==> flow/design.v <==
module Adder(
	input [31:0] in1,
	input [31:0] in2, 
	output [31:0] out);
	assign out = in1+in2;
endmodule 
module And(
	input a,
	input b,
	output c);
	assign c = a&b;
endmodule 
module BranchPC (
	input [31:0] pcPlus4,
	input [31:0] imm,
	output reg [31:0] branchPc);
	always @(pcPlus4 or imm) begin
		branchPc = pcPlus4 + (imm<<2);
	end
endmodule
module JumpPC(
	input [31:0] nextPc,
	input [31:0] inst,
	output reg [31:0] jumpPc);
	always @(nextPc or inst) begin
		jumpPc[1:0] = 2'b00;
		jumpPc[27:2] = inst[25:0];
		jumpPc[31:28] = nextPc[31:28];
	end 
endmodule 
module Mux5 (
	input [4:0] in1,
	input [4:0] in2, 
	input sel,
	output reg [4:0] out);
	always @(in1 or in2 or sel) begin
		if(sel == 0) begin out = in1; end
		else begin out = in2; end
	end
endmodule 
module Mux32 (
	input [31:0] in1,
	input [31:0] in2, 
	input sel,
	output reg [31:0] out);
	always @(in1 or in2 or sel) begin
		if(sel == 0) begin out = in1; end
		else begin out = in2; end
	end
endmodule 
module SignExtend16(
	input [15:0] in,
	output reg [31:0] out);
	always @(in) begin
		out[15:0] = in;
		out[31:16] = {16{in[15]}};
	end
endmodule
module ALU_Control(
	input [5:0] opcode,
	input [5:0] funct,
	output reg[5:0] CONTROL_ALU_BITS);
	always @(opcode or funct) begin
		case(opcode)
			6'b000000:  
				begin CONTROL_ALU_BITS = funct; end
			6'b001000:  
				begin CONTROL_ALU_BITS = 6'b100000; end
			6'b001001:  
				begin CONTROL_ALU_BITS = 6'b100001; end
			6'b001100:  
				begin CONTROL_ALU_BITS = 6'b100100; end
			6'b001101:  
				begin CONTROL_ALU_BITS = 6'b100101; end
			6'b001010:  
				begin CONTROL_ALU_BITS = 6'b101010; end
			6'b001011:  
				begin CONTROL_ALU_BITS = 6'b101011; end
			6'b001110:  
				begin CONTROL_ALU_BITS = 6'b100110; end
			6'b100000, 6'b100011, 6'b101000, 6'b101011:  
				begin CONTROL_ALU_BITS = 6'b100001; end
			6'b001111:  
				begin CONTROL_ALU_BITS = 6'b111000; end
			6'b000100:  
				begin CONTROL_ALU_BITS = 6'b110000; end
			6'b000101:  
				begin CONTROL_ALU_BITS = 6'b110001; end
			6'b000111:  
				begin CONTROL_ALU_BITS = 6'b110010; end
			6'b000110:  
				begin CONTROL_ALU_BITS = 6'b110011; end
			6'b000001:  
				begin CONTROL_ALU_BITS = funct; end
			default: CONTROL_ALU_BITS = 6'b111111;
		endcase
	end
endmodule
module ALU (
	input signed [31:0] in1,
	input signed [31:0] in2,
	input [5:0] CONTROL_ALU_BITS,
	output reg[31:0] out, 
	output reg zero);
	reg [31:0] unsigned_in1;
	reg [31:0] unsigned_in2;
	always @(in1 or in2 or CONTROL_ALU_BITS) begin
		unsigned_in1 = in1;
		unsigned_in2 = in2;
		out = 32'd0; zero = 1'b0;
		case(CONTROL_ALU_BITS) 
			6'b100000:    
				begin out = in1 + in2; zero = 1'b0; end
			6'b100001:    
				begin out = in1 + in2; zero = 1'b0; end 
			6'b100100:    
				begin out = in1 & in2; zero = 1'b0; end
			6'b100101:    
				begin out = in1 | in2; zero = 1'b0; end
			6'b100110:    
				begin out = in1 ^ in2; zero = 1'b0; end
			6'b100010:    
				begin out = in1 - in2; zero = 1'b0; end
			6'b100011:    
				begin out = in1 - in2; zero = 1'b0; end
			6'b000000, 6'b000100:    
				begin out = unsigned_in1 << unsigned_in2; zero = 1'b0; end
			6'b000011:    
				begin out = unsigned_in1 >> unsigned_in2; zero = 1'b0; end
			6'b000010:    
				begin out = unsigned_in1 >> unsigned_in2; zero = 1'b0; end
			6'b000110:    
				begin out = unsigned_in1 >> unsigned_in2; zero = 1'b0; end
			6'b101010:   
				begin if (in1<in2) begin out = 32'd1; end else begin out = 32'd0; end zero=1'b0; end
			6'b101011:    
				begin 
					if (unsigned_in1<unsigned_in2) begin out = 32'd1; end else begin out = 32'd0; end zero=1'b0; end
			6'b001000:  
				begin out = in1; zero=1'b0; end
			6'b111000:  
				begin out = {in2[15:0], 16'd0}; zero=1'b0; end
			6'b110000:  
				begin out = 32'd0; zero = in1 == in2; end
			6'b110001:  
				begin out = 32'd0; zero = in1 != in2; end
			6'b110010:  
				begin out = 32'd0; zero = in1 > 0; end
			6'b110011:  
				begin out = 32'd0; zero = in1 <= 0; end
			6'b110100:  
				begin out = 32'd0; zero = in1 >= 0; end
			6'b110101:  
				begin out = 32'd0; zero = in1 < 0; end
			default: begin out = 32'd0; zero = 1'b0; end
		endcase
	end
endmodule 
module RegisterFile(
	input Clk,
	input Rst,
	input [4:0] readReg1,
	input [4:0] readReg2,
	input [4:0] writeReg,
	input [31:0] writeData,
	input CONTROL_REG_WRITE,
	output reg[31:0] readData1,
	output reg[31:0] readData2);
	reg [31:0] memory[7:0];
	integer i;
	always @(posedge Clk) begin
		if (Rst) begin
			for (i = 0; i < 8; i = i + 1) memory[i] <= (i == 1) ? 32'h00000001 : 32'h00000000;
		end else if (CONTROL_REG_WRITE == 1) begin
			memory[writeReg[2:0]] <= writeData;
		end
	end
	always @(*) begin
		readData1 = memory[readReg1[2:0]];
		readData2 = memory[readReg2[2:0]];
	end
endmodule 
module Core
(
  input Clk,
  input Rst,
  input [31:0] instruction,
  input [31:0] regData1,
  input [31:0] regData2,
  input [31:0] ramOutput,
  output reg CONTROL_REG_WRITE,
  output reg CONTROL_MEM_READ,
  output reg CONTROL_MEM_WRITE,
  output reg CONTROL_BRANCH,
  output reg [4:0] readReg1,
  output reg [4:0] readReg2,
  output [4:0] writeReg,
  output [31:0] aluOutput,
  output [31:0] writeRegData,
  output reg [31:0] PC
);
	reg CONTROL_REG_DST, CONTROL_ALU_SRC, CONTROL_MEM_TO_REG;
	reg CONTROL_JUMP, CONTROL_JUMP_REGISTER, CONTROL_LINK;
	wire CONTROL_BRANCH_SELECT;
	wire [5:0] CONTROL_ALU_BITS;
	reg [5:0] funct;
	wire [31:0] aluInput1;
	wire [31:0] aluInput2;
	wire aluZero;
	wire [31:0] pcPlus4;
	wire [31:0] jumpPc;
	wire [31:0] branchPc;
	wire [31:0] afterBranchPc;
	wire [31:0] nextPc;
	wire [31:0] afterJumpPc;
	reg [5:0]opcode;reg [4:0]s;reg [4:0]t;reg [4:0]d;reg [15:0]immediate;reg [4:0] shift;
	wire [31:0] signExtendedImmediate;
	Mux5 writeRegMux(t, d, CONTROL_REG_DST, writeReg);
	Mux32 alu1Mux(regData1, 32'd0, 1'b0, aluInput1);
	Mux32 alu2Mux(regData2, signExtendedImmediate, CONTROL_ALU_SRC, aluInput2);
	SignExtend16 immSignExtend(immediate, signExtendedImmediate);
	ALU_Control aluControl(opcode, funct, CONTROL_ALU_BITS);
	ALU alu(aluInput1, aluInput2, CONTROL_ALU_BITS, aluOutput, aluZero);
	wire [31:0] tempPc = PC;
	wire [31:0] tempIns = instruction;
	Adder pcAdder(tempPc, 32'h00000004, pcPlus4);
	JumpPC gettingJumpPc(pcPlus4, tempIns, jumpPc);
	BranchPC gettingBranchPc(pcPlus4, signExtendedImmediate, branchPc);
	And branchAnd(aluZero, CONTROL_BRANCH, CONTROL_BRANCH_SELECT);
	Mux32 branchSelectPC(pcPlus4, branchPc, CONTROL_BRANCH_SELECT, afterBranchPc);
	Mux32 jumpSelectPC(afterBranchPc, jumpPc, CONTROL_JUMP, afterJumpPc);
	Mux32 jumpRegisterSelectPC(afterJumpPc, aluOutput, CONTROL_JUMP_REGISTER, nextPc);
	wire[31:0] afterMemOutput;
	Mux32 writeRegDataMux(aluOutput, ramOutput, CONTROL_MEM_TO_REG, afterMemOutput);
	Mux32 writeLinkPCMux(afterMemOutput, pcPlus4, CONTROL_LINK, writeRegData);
	always @(posedge Clk) begin
		if (Rst) PC <= 32'h00000000;
		else PC <= nextPc;
	end
	always @(*) begin
		opcode = instruction[31:26];
		s = instruction[25:21];
		readReg1 = instruction[25:21];
		readReg2 = instruction[20:16];
		t = instruction[20:16];
		d = instruction[15:11];
		immediate = instruction[15:0];
		shift = instruction[10:6];
		funct = instruction[5:0];
		CONTROL_REG_DST = 0;
		CONTROL_ALU_SRC = 0;
		CONTROL_REG_WRITE = 0;
		CONTROL_MEM_TO_REG = 0;
		CONTROL_MEM_READ = 0;
		CONTROL_MEM_WRITE = 0;
		CONTROL_BRANCH = 0;
		CONTROL_JUMP = 0;
		CONTROL_LINK = 0;
		CONTROL_JUMP_REGISTER = 0;
		case(opcode)
			6'b000000:  begin      
				CONTROL_REG_DST = 1;
				if(funct == 6'b001000) begin CONTROL_JUMP_REGISTER = 1'b1; CONTROL_REG_WRITE = 1'b0; end
				else begin CONTROL_JUMP_REGISTER = 1'b0; CONTROL_REG_WRITE = 1'b1; end
				end
			6'b001000, 6'b001001, 6'b001100, 6'b001101, 6'b001010, 6'b001011, 6'b001110:  begin      
				CONTROL_ALU_SRC = 1;
				CONTROL_REG_WRITE = 1;
				end
			6'b100000, 6'b100011: begin   
				CONTROL_ALU_SRC = 1;
				CONTROL_REG_WRITE = 1;
				CONTROL_MEM_TO_REG = 1;
				CONTROL_MEM_READ = 1;
				end
			6'b101000, 6'b101011: begin   
				CONTROL_ALU_SRC = 1;
				CONTROL_MEM_WRITE = 1;
				end
			6'b001111: begin   
				CONTROL_ALU_SRC = 1;
				CONTROL_REG_WRITE = 1;
				end
			6'b000010: begin   
				CONTROL_JUMP = 1;
				end
			6'b000011: begin  
				d = 5'h1f;
				CONTROL_REG_DST = 1;
				CONTROL_REG_WRITE = 1;
				CONTROL_JUMP = 1;
				CONTROL_LINK = 1;
				end
			6'b000100, 6'b000111, 6'b000110, 6'b000101: begin  
				CONTROL_BRANCH = 1;
				end
			6'b000001: begin  
				funct = 6'b111111;
				if (t==5'b00000) begin CONTROL_BRANCH = 1; funct=6'b110100; end
				if (t==5'b10000) begin CONTROL_BRANCH = 1; CONTROL_LINK = 1; CONTROL_REG_WRITE = 1; CONTROL_REG_DST = 1; d = 5'h1f; funct=6'b110100; end
				if (t==5'b00001) begin CONTROL_BRANCH = 1; funct=6'b110101; end
				if (t==5'b10001) begin CONTROL_BRANCH = 1; CONTROL_LINK = 1; CONTROL_REG_WRITE = 1; CONTROL_REG_DST = 1; d = 5'h1f; funct=6'b110101; end
				end
			default: ;
		endcase
	end
endmodule
module mips_cpu (
  input         clk,
  input         rst,
  output [31:0] imem_addr,
  input  [31:0] imem_rdata,
  output [31:0] dmem_addr,
  output [31:0] dmem_wdata,
  output        dmem_we,
  output        dmem_re,
  input  [31:0] dmem_rdata,
  output        reg_we,
  output [4:0]  reg_waddr,
  output [31:0] reg_wdata
);
  wire [4:0] readReg1, readReg2;
  wire [31:0] regData1, regData2;
  wire branch;
  RegisterFile register(clk, rst, readReg1, readReg2, reg_waddr, reg_wdata, reg_we, regData1, regData2);
  Core core(clk, rst, imem_rdata, regData1, regData2, dmem_rdata, reg_we, dmem_re, dmem_we,
    branch, readReg1, readReg2, reg_waddr, dmem_addr, reg_wdata, imem_addr);
  assign dmem_wdata = regData2;
endmodule
Appendix: tool output

== From RTL to reports: mips_cpu ==
Each step is given for the RTL above and for the edited RTL.
Lines under "original" count in the file above, lines under "edited" in the edited file.
"change": "edited" minus "original" as printed here. "rel. change": 100 x difference / "original".
Cell names lack the library's common part.
A cell with n/a has no value.

* Top module: mips_cpu
* Clock: clk
* Standard-cell library: sky130hd
* Timing corner: tt_025C_1v80

== Edit of the RTL ==
The edit as a unified diff against the file above.
The edit is scripted: it alters the design's behaviour and was not made to optimise anything.

<pre>
@@ -142,5 +142,5 @@
 				begin out = {in2[15:0], 16'd0}; zero=1'b0; end
 			6'b110000:  
-				begin out = 32'd0; zero = in1 == in2; end
+				begin out = 32'd0; zero = in1 < in2; end
 			6'b110001:  
 				begin out = 32'd0; zero = in1 != in2; end
</pre>

== Elaborated design ==
Yosys after proc, flatten, opt, wreduce and memory -nomap, before mapping. Enables and synchronous resets that opt folds into registers are not counted as muxes. Memory bits, and registers merged into a memory's read port (data or address), are not among the register bits. Print and check cells are not counted.
Memory sizes are those after Yosys's memory passes, which may raise the word count (mostly to a power of two), join words into wider ones and drop unused or constant bits.

{| class="wikitable"
|+ Bit counts
! element !! original !! edited !! change !! rel. change (%)
|-
| output and inout port bits || 136 || 136 || 0 || 0.00
|-
| memories kept || 1 || 1 || 0 || 0.00
|-
| elaborated cells || 124 || 123 || -1 || -0.81
|-
| ROM bits || 0 || 0 || 0 || n/a
|-
| input bits || 66 || 66 || 0 || 0.00
|-
| latch bits || 0 || 0 || 0 || n/a
|-
| memory bits (writable) || 256 || 256 || 0 || 0.00
|-
| bits in registers || 32 || 32 || 0 || 0.00
|}

{| class="wikitable"
|+ Operators by class
! element !! original !! edited !! change !! rel. change (%)
|-
| mux-type cells || 44 || 44 || 0 || 0.00
|-
| equality and inequality tests || 46 || 45 || -1 || -2.17
|-
| shift operators || 2 || 2 || 0 || 0.00
|-
| $mul || 0 || 0 || 0 || n/a
|-
| reduce/logical cells || 16 || 16 || 0 || 0.00
|-
| add/subtract/negate cells || 4 || 4 || 0 || 0.00
|-
| bitwise operators || 4 || 4 || 0 || 0.00
|-
| divide/modulo/power cells || 0 || 0 || 0 || n/a
|-
| order comparisons || 6 || 6 || 0 || 0.00
|}

{| class="wikitable"
|+ Operator list
! kind !! original !! edited !! change !! rel. change (%)
|-
| equality test 32 bit || 1 || 0 || -1 || -100.00
|-
| equality test 6 bit with constant B || 20 || 20 || 0 || 0.00
|-
| 2-to-1 mux 1 bit || 18 || 18 || 0 || 0.00
|-
| equality test 6 x 4 -> 1 bit with constant B || 10 || 10 || 0 || 0.00
|-
| 2-to-1 mux 32 bit || 8 || 8 || 0 || 0.00
|-
| OR reduction 2 bit || 8 || 8 || 0 || 0.00
|-
| equality test 6 x 3 -> 1 bit with constant B || 6 || 6 || 0 || 0.00
|-
| equality test 6 x 2 -> 1 bit with constant B || 4 || 4 || 0 || 0.00
|-
| 2-to-1 mux 4 bit || 4 || 4 || 0 || 0.00
|-
| 2-to-1 mux 5 bit || 3 || 3 || 0 || 0.00
|-
| parallel mux 1 bit (select 2 bit) || 3 || 3 || 0 || 0.00
|-
| adder 32 bit || 2 || 2 || 0 || 0.00
|-
| equality test 5 bit with constant B || 2 || 2 || 0 || 0.00
|-
| logical NOT 6 bit || 2 || 2 || 0 || 0.00
|-
| less-than comparator 32 bit || 2 || 2 || 0 || 0.00
|-
| 2-to-1 mux 3 bit || 2 || 2 || 0 || 0.00
|-
| adder 32 x 3 -> 32 bit with constant B || 1 || 1 || 0 || 0.00
|-
| bitwise AND 1 bit || 1 || 1 || 0 || 0.00
|-
| bitwise AND 32 bit || 1 || 1 || 0 || 0.00
|-
| equality test 5 x 1 -> 1 bit with constant B || 1 || 1 || 0 || 0.00
|-
| equality test 6 x 1 -> 1 bit with constant B || 1 || 1 || 0 || 0.00
|-
| >= comparator 32 x 1 -> 1 bit with constant B || 1 || 1 || 0 || 0.00
|-
| greater-than comparator 32 x 1 -> 1 bit with constant B || 1 || 1 || 0 || 0.00
|-
| less-or-equal comparator 32 x 1 -> 1 bit with constant B || 1 || 1 || 0 || 0.00
|-
| logical NOT 5 bit || 1 || 1 || 0 || 0.00
|-
| less-than comparator 32 x 1 -> 1 bit with constant B || 1 || 1 || 0 || 0.00
|-
| 2-to-1 mux 6 bit || 1 || 1 || 0 || 0.00
|-
| inequality test 32 bit || 1 || 1 || 0 || 0.00
|}

Not every row of either side is listed.

== Logic depth ==
Yosys ltp: most cells in a row. Word level: on the elaborated netlist, between registers, memories and ports. Mapped: between sequential cells and ports; inverters and the memories' decode and read muxes count.

{| class="wikitable"
|+ Logic depth
! element !! original !! edited !! change !! rel. change (%)
|-
| depth after elaboration || 14 || 14 || 0 || 0.00
|-
| ABC_AREA || 0 || 0 || n/a || n/a
|-
| gate-level depth with buffers || 25 || 27 || +2 || +8.00
|-
| mapped depth without buffers || 20 || 19 || -1 || -5.00
|}

== Synthesis result ==
Yosys stat after the flow's synthesis: flattened, memories mapped to cells. It holds for the ABC_AREA given above (unset counts as 0); a run with the other value may have another netlist.

{| class="wikitable"
|+ Mapped netlist
! element !! original !! edited !! change !! rel. change (%)
|-
| chip area (Yosys) (um^2) || 28665.0 || 28442.3 || -222.7 || -0.78
|-
| flip-flop cells || 288 || 288 || 0 || 0.00
|-
| sequential part of the area (um^2) || 8328.0 || 8328.0 || 0.0 || 0.00
|-
| mapped cells || 3253 || 3224 || -29 || -0.89
|-
| buffers || 255 || 255 || 0 || 0.00
|}

{| class="wikitable"
|+ Cell types
! cell !! original !! edited !! change !! rel. change (%)
|-
| and2_1 || 81 || 25 || -56 || -69.14
|-
| nor2_1 || 377 || 420 || +43 || +11.41
|-
| a21oi_1 || 197 || 228 || +31 || +15.74
|-
| nand2_1 || 229 || 258 || +29 || +12.66
|-
| nand3_1 || 115 || 87 || -28 || -24.35
|-
| clkbuf_1 || 161 || 140 || -21 || -13.04
|-
| o211ai_1 || 85 || 65 || -20 || -23.53
|-
| nand4_1 || 45 || 27 || -18 || -40.00
|-
| buf_2 || 44 || 61 || +17 || +38.64
|-
| o22ai_1 || 34 || 51 || +17 || +50.00
|-
| o21ai_0 || 184 || 169 || -15 || -8.15
|-
| a211oi_1 || 46 || 61 || +15 || +32.61
|-
| o221ai_1 || 12 || 27 || +15 || +125.00
|-
| mux2i_1 || 95 || 81 || -14 || -14.74
|-
| or3_1 || 40 || 26 || -14 || -35.00
|-
| nor4_1 || 18 || 30 || +12 || +66.67
|-
| a32oi_1 || 28 || 17 || -11 || -39.29
|-
| mux4_2 || 96 || 106 || +10 || +10.42
|}

Not every row of either side is listed.
By module: a second synthesis without flattening, with its own total; a netlist apart from the flattened one above.

{| class="wikitable"
|+ Second synthesis, totals
! element !! original !! edited !! change !! rel. change (%)
|-
| cell total of the unflattened synthesis || 3166 || 3158 || -8 || -0.25
|-
| area total of the unflattened synthesis (um^2) || 31919.4 || 31793.0 || -126.4 || -0.40
|}

Rows give one instance, submodules left out.

{| class="wikitable"
|+ By module, original
! module !! cells !! instances !! area (um^2)
|-
| RegisterFile || 843 || 1 || 13641.8
|-
| ALU || 1404 || 1 || 9302.7
|-
| Mux32 || 36 || 7 || 544.3
|-
| BranchPC || 225 || 1 || 1585.3
|-
| Adder || 202 || 1 || 1498.9
|-
| Core || 125 || 1 || 1223.7
|-
| ALU_Control || 44 || 1 || 310.3
|-
| JumpPC || 33 || 1 || 244.0
|-
| SignExtend16 || 32 || 1 || 240.2
|-
| Mux5 || 5 || 1 || 56.3
|-
| And || 1 || 1 || 6.3
|-
| mips_cpu || 0 || 1 || 0.0
|}

{| class="wikitable"
|+ By module, edited
! module !! cells !! instances !! area (um^2)
|-
| RegisterFile || 843 || 1 || 13641.8
|-
| ALU || 1396 || 1 || 9176.3
|-
| Mux32 || 36 || 7 || 544.3
|-
| BranchPC || 225 || 1 || 1585.3
|-
| Adder || 202 || 1 || 1498.9
|-
| Core || 125 || 1 || 1223.7
|-
| ALU_Control || 44 || 1 || 310.3
|-
| JumpPC || 33 || 1 || 244.0
|-
| SignExtend16 || 32 || 1 || 240.2
|-
| Mux5 || 5 || 1 || 56.3
|-
| And || 1 || 1 || 6.3
|-
| mips_cpu || 0 || 1 || 0.0
|}

== Worst setup path after synthesis ==
Source: OpenSTA report_checks on the synthesized netlist (no wires, ideal clock, input and output delay 20% of the period each), path of least setup slack; recovery checks are left aside. Register names are those of the netlist, which keeps one name where synthesis merged equal registers.

{| class="wikitable"
|+ Path post-synthesis
! element !! original !! edited !! change !! rel. change (%)
|-
| path kind || input to output || input to output || n/a || n/a
|-
| start point || in imem_rdata[16] || in imem_rdata[31] || n/a || n/a
|-
| end point || out reg_wdata[26] || out reg_wdata[30] || n/a || n/a
|-
| slack (ns) || 0.965 || 1.169 || +0.204 || n/a
|-
| external input delay (ns) || 2.100 || 2.100 || 0.000 || 0.00
|-
| time at the first pin (ns) || 2.100 || 2.100 || 0.000 || 0.00
|-
| path buffers || 7 || 5 || -2 || -28.57
|-
| driving pins on the path || 22 || 19 || -3 || -13.64
|-
| data arrival time (ns) || 7.435 || 7.231 || -0.204 || -2.74
|-
| clock period (ns) || 10.5 || 10.5 || 0.0 || 0.00
|-
| delay of the path (ns) || 5.335 || 5.131 || -0.204 || -3.82
|-
| synthesis period reached (ns) || 9.535 || 9.331 || -0.204 || -2.14
|}

"delay of the path" = arrival - input delay + setup time.
At an output port there is no setup time.
"driving pins on the path": output pins that drive a net of the path, with the launching flip-flop's if there is one; two outputs of one cell count as two.
"synthesis period reached" = period - worst setup slack (recovery checks aside). The figure is calculated, with input and output delays left at 20% of the set period.
Between the ends stands the longest chain of elaborated cells between them, by number of cells; it is not shown to be the way that was timed. Of several equally long chains one is given.
A line is the first line of the expression or statement that the cell stems from. Yosys adds cells for indexed reads and writes and turns some case tables into memories.

Between the ends, post-synthesis, original:
* Cell sequence: buf_6 buf_6 buf_4 buf_4 buf_4 mux4_2 mux2i_1 nand2_1 o21ai_0 clkbuf_1 ha_1 clkbuf_1 a21oi_1 o31a_1 nand3b_1 a2111oi_0 o211ai_1 a221oi_1 mux2_2 a211o_1 mux2i_1 nand2_1
* Length of the longest elaborated chain: 12
* Elaborated cells on any way between the ends: 45

{| class="wikitable"
|+ Ends and longest elaborated chain, post-synthesis, original
! element !! line !! RTL
|-
| from (decl) || 312 || <nowiki>input  [31:0] imem_rdata,</nowiki>
|-
| logical NOT 5 bit || 299 || <nowiki>if (t==5'b00000) begin CONTROL_BRANCH = 1; funct=6'b110100; end</nowiki>
|-
| 2-to-1 mux 4 bit || 299 ||
|-
| 2-to-1 mux 4 bit || 300 || <nowiki>if (t==5'b10000) begin CONTROL_BRANCH = 1; CONTROL_LINK = 1; CONTROL_REG_WRITE = 1; CONTROL_REG_DST = 1; d = 5 ...</nowiki>
|-
| 2-to-1 mux 4 bit || 301 || <nowiki>if (t==5'b00001) begin CONTROL_BRANCH = 1; funct=6'b110101; end</nowiki>
|-
| 2-to-1 mux 4 bit || 302 || <nowiki>if (t==5'b10001) begin CONTROL_BRANCH = 1; CONTROL_LINK = 1; CONTROL_REG_WRITE = 1; CONTROL_REG_DST = 1; d = 5 ...</nowiki>
|-
| 2-to-1 mux 6 bit || 260 || <nowiki>case(opcode)</nowiki>
|-
| parallel mux 6 bit (select 13 bit) || 64 || <nowiki>case(opcode)</nowiki>
|-
| equality test 6 x 3 -> 1 bit || 111 || <nowiki>case(CONTROL_ALU_BITS)</nowiki>
|-
| OR reduction 3 bit || n/a ||
|-
| parallel mux 32 bit (select 11 bit) || 111 ||
|-
| 2-to-1 mux 32 bit (2 in a row) || 47 || <nowiki>if(sel == 0) begin out = in1; end</nowiki>
|-
| to (decl) || 320 || <nowiki>output [31:0] reg_wdata</nowiki>
|}

Some nets on the timed path still bear RTL names; the line given drives or declares the net.

{| class="wikitable"
|+ Named nets, post-synthesis, original
! signal !! line
|-
| dmem_addr[26] || 111
|}

Between the ends, post-synthesis, edited:
* Cell sequence: buf_4 nor2b_1 a41oi_1 buf_2 mux2i_1 clkbuf_1 clkbuf_1 ha_1 clkbuf_1 a221oi_1 o211ai_1 o2111ai_1 nand4_1 a211oi_1 a21oi_1 o211a_1 or4_4 mux2i_4 nand2_1
* Length of the longest elaborated chain: 8
* Elaborated cells on any way between the ends: 59

{| class="wikitable"
|+ Ends and longest elaborated chain, post-synthesis, edited
! element !! line !! RTL
|-
| from (decl) || 312 || <nowiki>input  [31:0] imem_rdata,</nowiki>
|-
| equality test 6 bit || 260 || <nowiki>case(opcode)</nowiki>
|-
| OR reduction 12 bit || n/a ||
|-
| 2-to-1 mux 1 bit || 260 ||
|-
| 2-to-1 mux 32 bit || 47 || <nowiki>if(sel == 0) begin out = in1; end</nowiki>
|-
| subtractor 32 bit || 125 || <nowiki>begin out = in1 - in2; zero = 1'b0; end</nowiki>
|-
| parallel mux 32 bit (select 11 bit) || 111 || <nowiki>case(CONTROL_ALU_BITS)</nowiki>
|-
| 2-to-1 mux 32 bit (2 in a row) || 47 ||
|-
| to (decl) || 320 || <nowiki>output [31:0] reg_wdata</nowiki>
|}

{| class="wikitable"
|+ Named nets, post-synthesis, edited
! signal !! line
|-
| dmem_addr[30] || 111
|}

== Timing after layout ==
From the final timing report of the runs of pair A: the path of least setup slack in the routed layout; clock arrival at registers is part of the times.

{| class="wikitable"
|+ Path post-layout
! element !! original !! edited !! change !! rel. change (%)
|-
| path kind || input to output || input to output || n/a || n/a
|-
| start point || in imem_rdata[16] || in imem_rdata[27] || n/a || n/a
|-
| end point || out reg_wdata[26] || out reg_wdata[19] || n/a || n/a
|-
| external input delay (ns) || 2.10 || 2.10 || 0.00 || 0.00
|-
| time at the first pin (ns) || 2.10 || 2.10 || 0.00 || 0.00
|-
| data arrival time (ns) || 8.27 || 8.31 || +0.04 || +0.48
|-
| driving pins on the path || 22 || 21 || -1 || -4.55
|-
| clock period (ns) || 10.5 || 10.5 || 0.0 || 0.00
|-
| slack (ns) || 0.13 || 0.09 || -0.04 || n/a
|-
| path buffers || 7 || 5 || -2 || -28.57
|}

Between the ends stands the longest chain of elaborated cells between them, by number of cells; it is not shown to be the way that was timed. Of several equally long chains one is given.

Between the ends, post-layout, original:
* Cell sequence: buf_8 buf_4 mux4_2 mux2i_2 buf_4 nand2_1 o21ai_1 ha_1 buf_4 a21oi_1 o31a_1 nand3b_1 a2111oi_2 buf_4 o211ai_1 a221oi_1 mux2_2 a211o_1 mux2i_4 buf_4 nand2_1 clkdlybuf4s50_1
* Length of the longest elaborated chain: 12
* Elaborated cells on any way between the ends: 45

{| class="wikitable"
|+ Ends and longest elaborated chain, post-layout, original
! element !! line !! RTL
|-
| from (decl) || 312 || <nowiki>input  [31:0] imem_rdata,</nowiki>
|-
| logical NOT 5 bit || 299 || <nowiki>if (t==5'b00000) begin CONTROL_BRANCH = 1; funct=6'b110100; end</nowiki>
|-
| 2-to-1 mux 4 bit || 299 ||
|-
| 2-to-1 mux 4 bit || 300 || <nowiki>if (t==5'b10000) begin CONTROL_BRANCH = 1; CONTROL_LINK = 1; CONTROL_REG_WRITE = 1; CONTROL_REG_DST = 1; d = 5 ...</nowiki>
|-
| 2-to-1 mux 4 bit || 301 || <nowiki>if (t==5'b00001) begin CONTROL_BRANCH = 1; funct=6'b110101; end</nowiki>
|-
| 2-to-1 mux 4 bit || 302 || <nowiki>if (t==5'b10001) begin CONTROL_BRANCH = 1; CONTROL_LINK = 1; CONTROL_REG_WRITE = 1; CONTROL_REG_DST = 1; d = 5 ...</nowiki>
|-
| 2-to-1 mux 6 bit || 260 || <nowiki>case(opcode)</nowiki>
|-
| parallel mux 6 bit (select 13 bit) || 64 || <nowiki>case(opcode)</nowiki>
|-
| equality test 6 x 3 -> 1 bit || 111 || <nowiki>case(CONTROL_ALU_BITS)</nowiki>
|-
| OR reduction 3 bit || n/a ||
|-
| parallel mux 32 bit (select 11 bit) || 111 ||
|-
| 2-to-1 mux 32 bit (2 in a row) || 47 || <nowiki>if(sel == 0) begin out = in1; end</nowiki>
|-
| to (decl) || 320 || <nowiki>output [31:0] reg_wdata</nowiki>
|}

Between the ends, post-layout, edited:
* Cell sequence: clkdlybuf4s50_1 nand2b_1 a41o_1 buf_12 nor3_2 nor2_4 ha_1 a211oi_1 o31ai_1 nor4_1 buf_4 o32ai_1 a211oi_1 buf_4 o31ai_1 a211oi_1 o21ai_1 o211ai_1 mux2i_2 nand2_1 clkdlybuf4s50_1
* Length of the longest elaborated chain: 8
* Elaborated cells on any way between the ends: 59

{| class="wikitable"
|+ Ends and longest elaborated chain, post-layout, edited
! element !! line !! RTL
|-
| from (decl) || 312 || <nowiki>input  [31:0] imem_rdata,</nowiki>
|-
| equality test 6 bit || 260 || <nowiki>case(opcode)</nowiki>
|-
| OR reduction 12 bit || n/a ||
|-
| 2-to-1 mux 1 bit || 260 ||
|-
| 2-to-1 mux 32 bit || 47 || <nowiki>if(sel == 0) begin out = in1; end</nowiki>
|-
| subtractor 32 bit || 125 || <nowiki>begin out = in1 - in2; zero = 1'b0; end</nowiki>
|-
| parallel mux 32 bit (select 11 bit) || 111 || <nowiki>case(CONTROL_ALU_BITS)</nowiki>
|-
| 2-to-1 mux 32 bit (2 in a row) || 47 ||
|-
| to (decl) || 320 || <nowiki>output [31:0] reg_wdata</nowiki>
|}

== Measured runs ==
Both versions went through the flow (Yosys, OpenROAD) with the same settings in each pair. Constraints: input delay and output delay 20% of the set period each, output load 0.01 pF.

Flow settings, pair A:
* CORE_UTILIZATION: 40
* PLACE_DENSITY: 0.6
* period_ns: 10.5
* CAP_MARGIN: 20
* CORE_MARGIN: 2
* SLEW_MARGIN: 20

{| class="wikitable"
|+ Final reports, pair A
! element !! original !! edited !! change !! rel. change (%)
|-
| overall die area (um^2) || 73820.9 || 73254.1 || -566.8 || -0.77
|-
| post-synthesis cell area (um^2) || 28665.0 || 28442.3 || -222.7 || -0.78
|-
| smallest setup slack (ns) || 0.134 || 0.095 || -0.039 || n/a
|-
| final worst hold slack (ns) || 0.533 || 0.577 || +0.044 || n/a
|-
| power consumption (uW) || 4778 || 4437 || -341 || -7.14
|-
| standard-cell area after layout (um^2) || 34483.1 || 33529.7 || -953.4 || -2.76
|-
| final setup TNS (ns) || 0.000 || 0.000 || 0.000 || n/a
|-
| achieved clock period (ns) || 10.366 || 10.405 || +0.039 || +0.38
|-
| final utilization || 0.484 || 0.477 || -0.007 || n/a
|}

Flow settings, pair B:
* CORE_ASPECT_RATIO: 0.77
* CORE_MARGIN: 2
* CORE_UTILIZATION: 18
* CTS_CLUSTER_SIZE: 85
* HOLD_SLACK_MARGIN: -0.01
* MAX_ROUTING_LAYER: met4
* PLACE_DENSITY_LB_ADDON: 0.17
* SETUP_SLACK_MARGIN: 3.77
* SLEW_MARGIN: 15
* period_ns: 15.7
* CAP_MARGIN: 20

{| class="wikitable"
|+ Final reports, pair B
! element !! original !! edited !! change !! rel. change (%)
|-
| overall die area (um^2) || 162485.0 || 161234.0 || -1251.0 || -0.77
|-
| post-synthesis cell area (um^2) || 28665.0 || 28442.3 || -222.7 || -0.78
|-
| smallest setup slack (ns) || 3.726 || 3.711 || -0.015 || n/a
|-
| final worst hold slack (ns) || 0.671 || 0.676 || +0.005 || n/a
|-
| power consumption (uW) || 3217 || 3118 || -99 || -3.08
|-
| standard-cell area after layout (um^2) || 36069.6 || 35496.5 || -573.1 || -1.59
|-
| final setup TNS (ns) || 0.000 || 0.000 || 0.000 || n/a
|-
| achieved clock period (ns) || 11.974 || 11.989 || +0.015 || +0.13
|-
| final utilization || 0.228 || 0.227 || -0.001 || n/a
|}

By "achieved clock period" is meant the clock period of the run minus its worst setup slack. This is arithmetic on one report: input and output delays are still those of the set period (20% each).
"power consumption" rests on the timing tool's default activity at the inputs, not on a simulated workload.
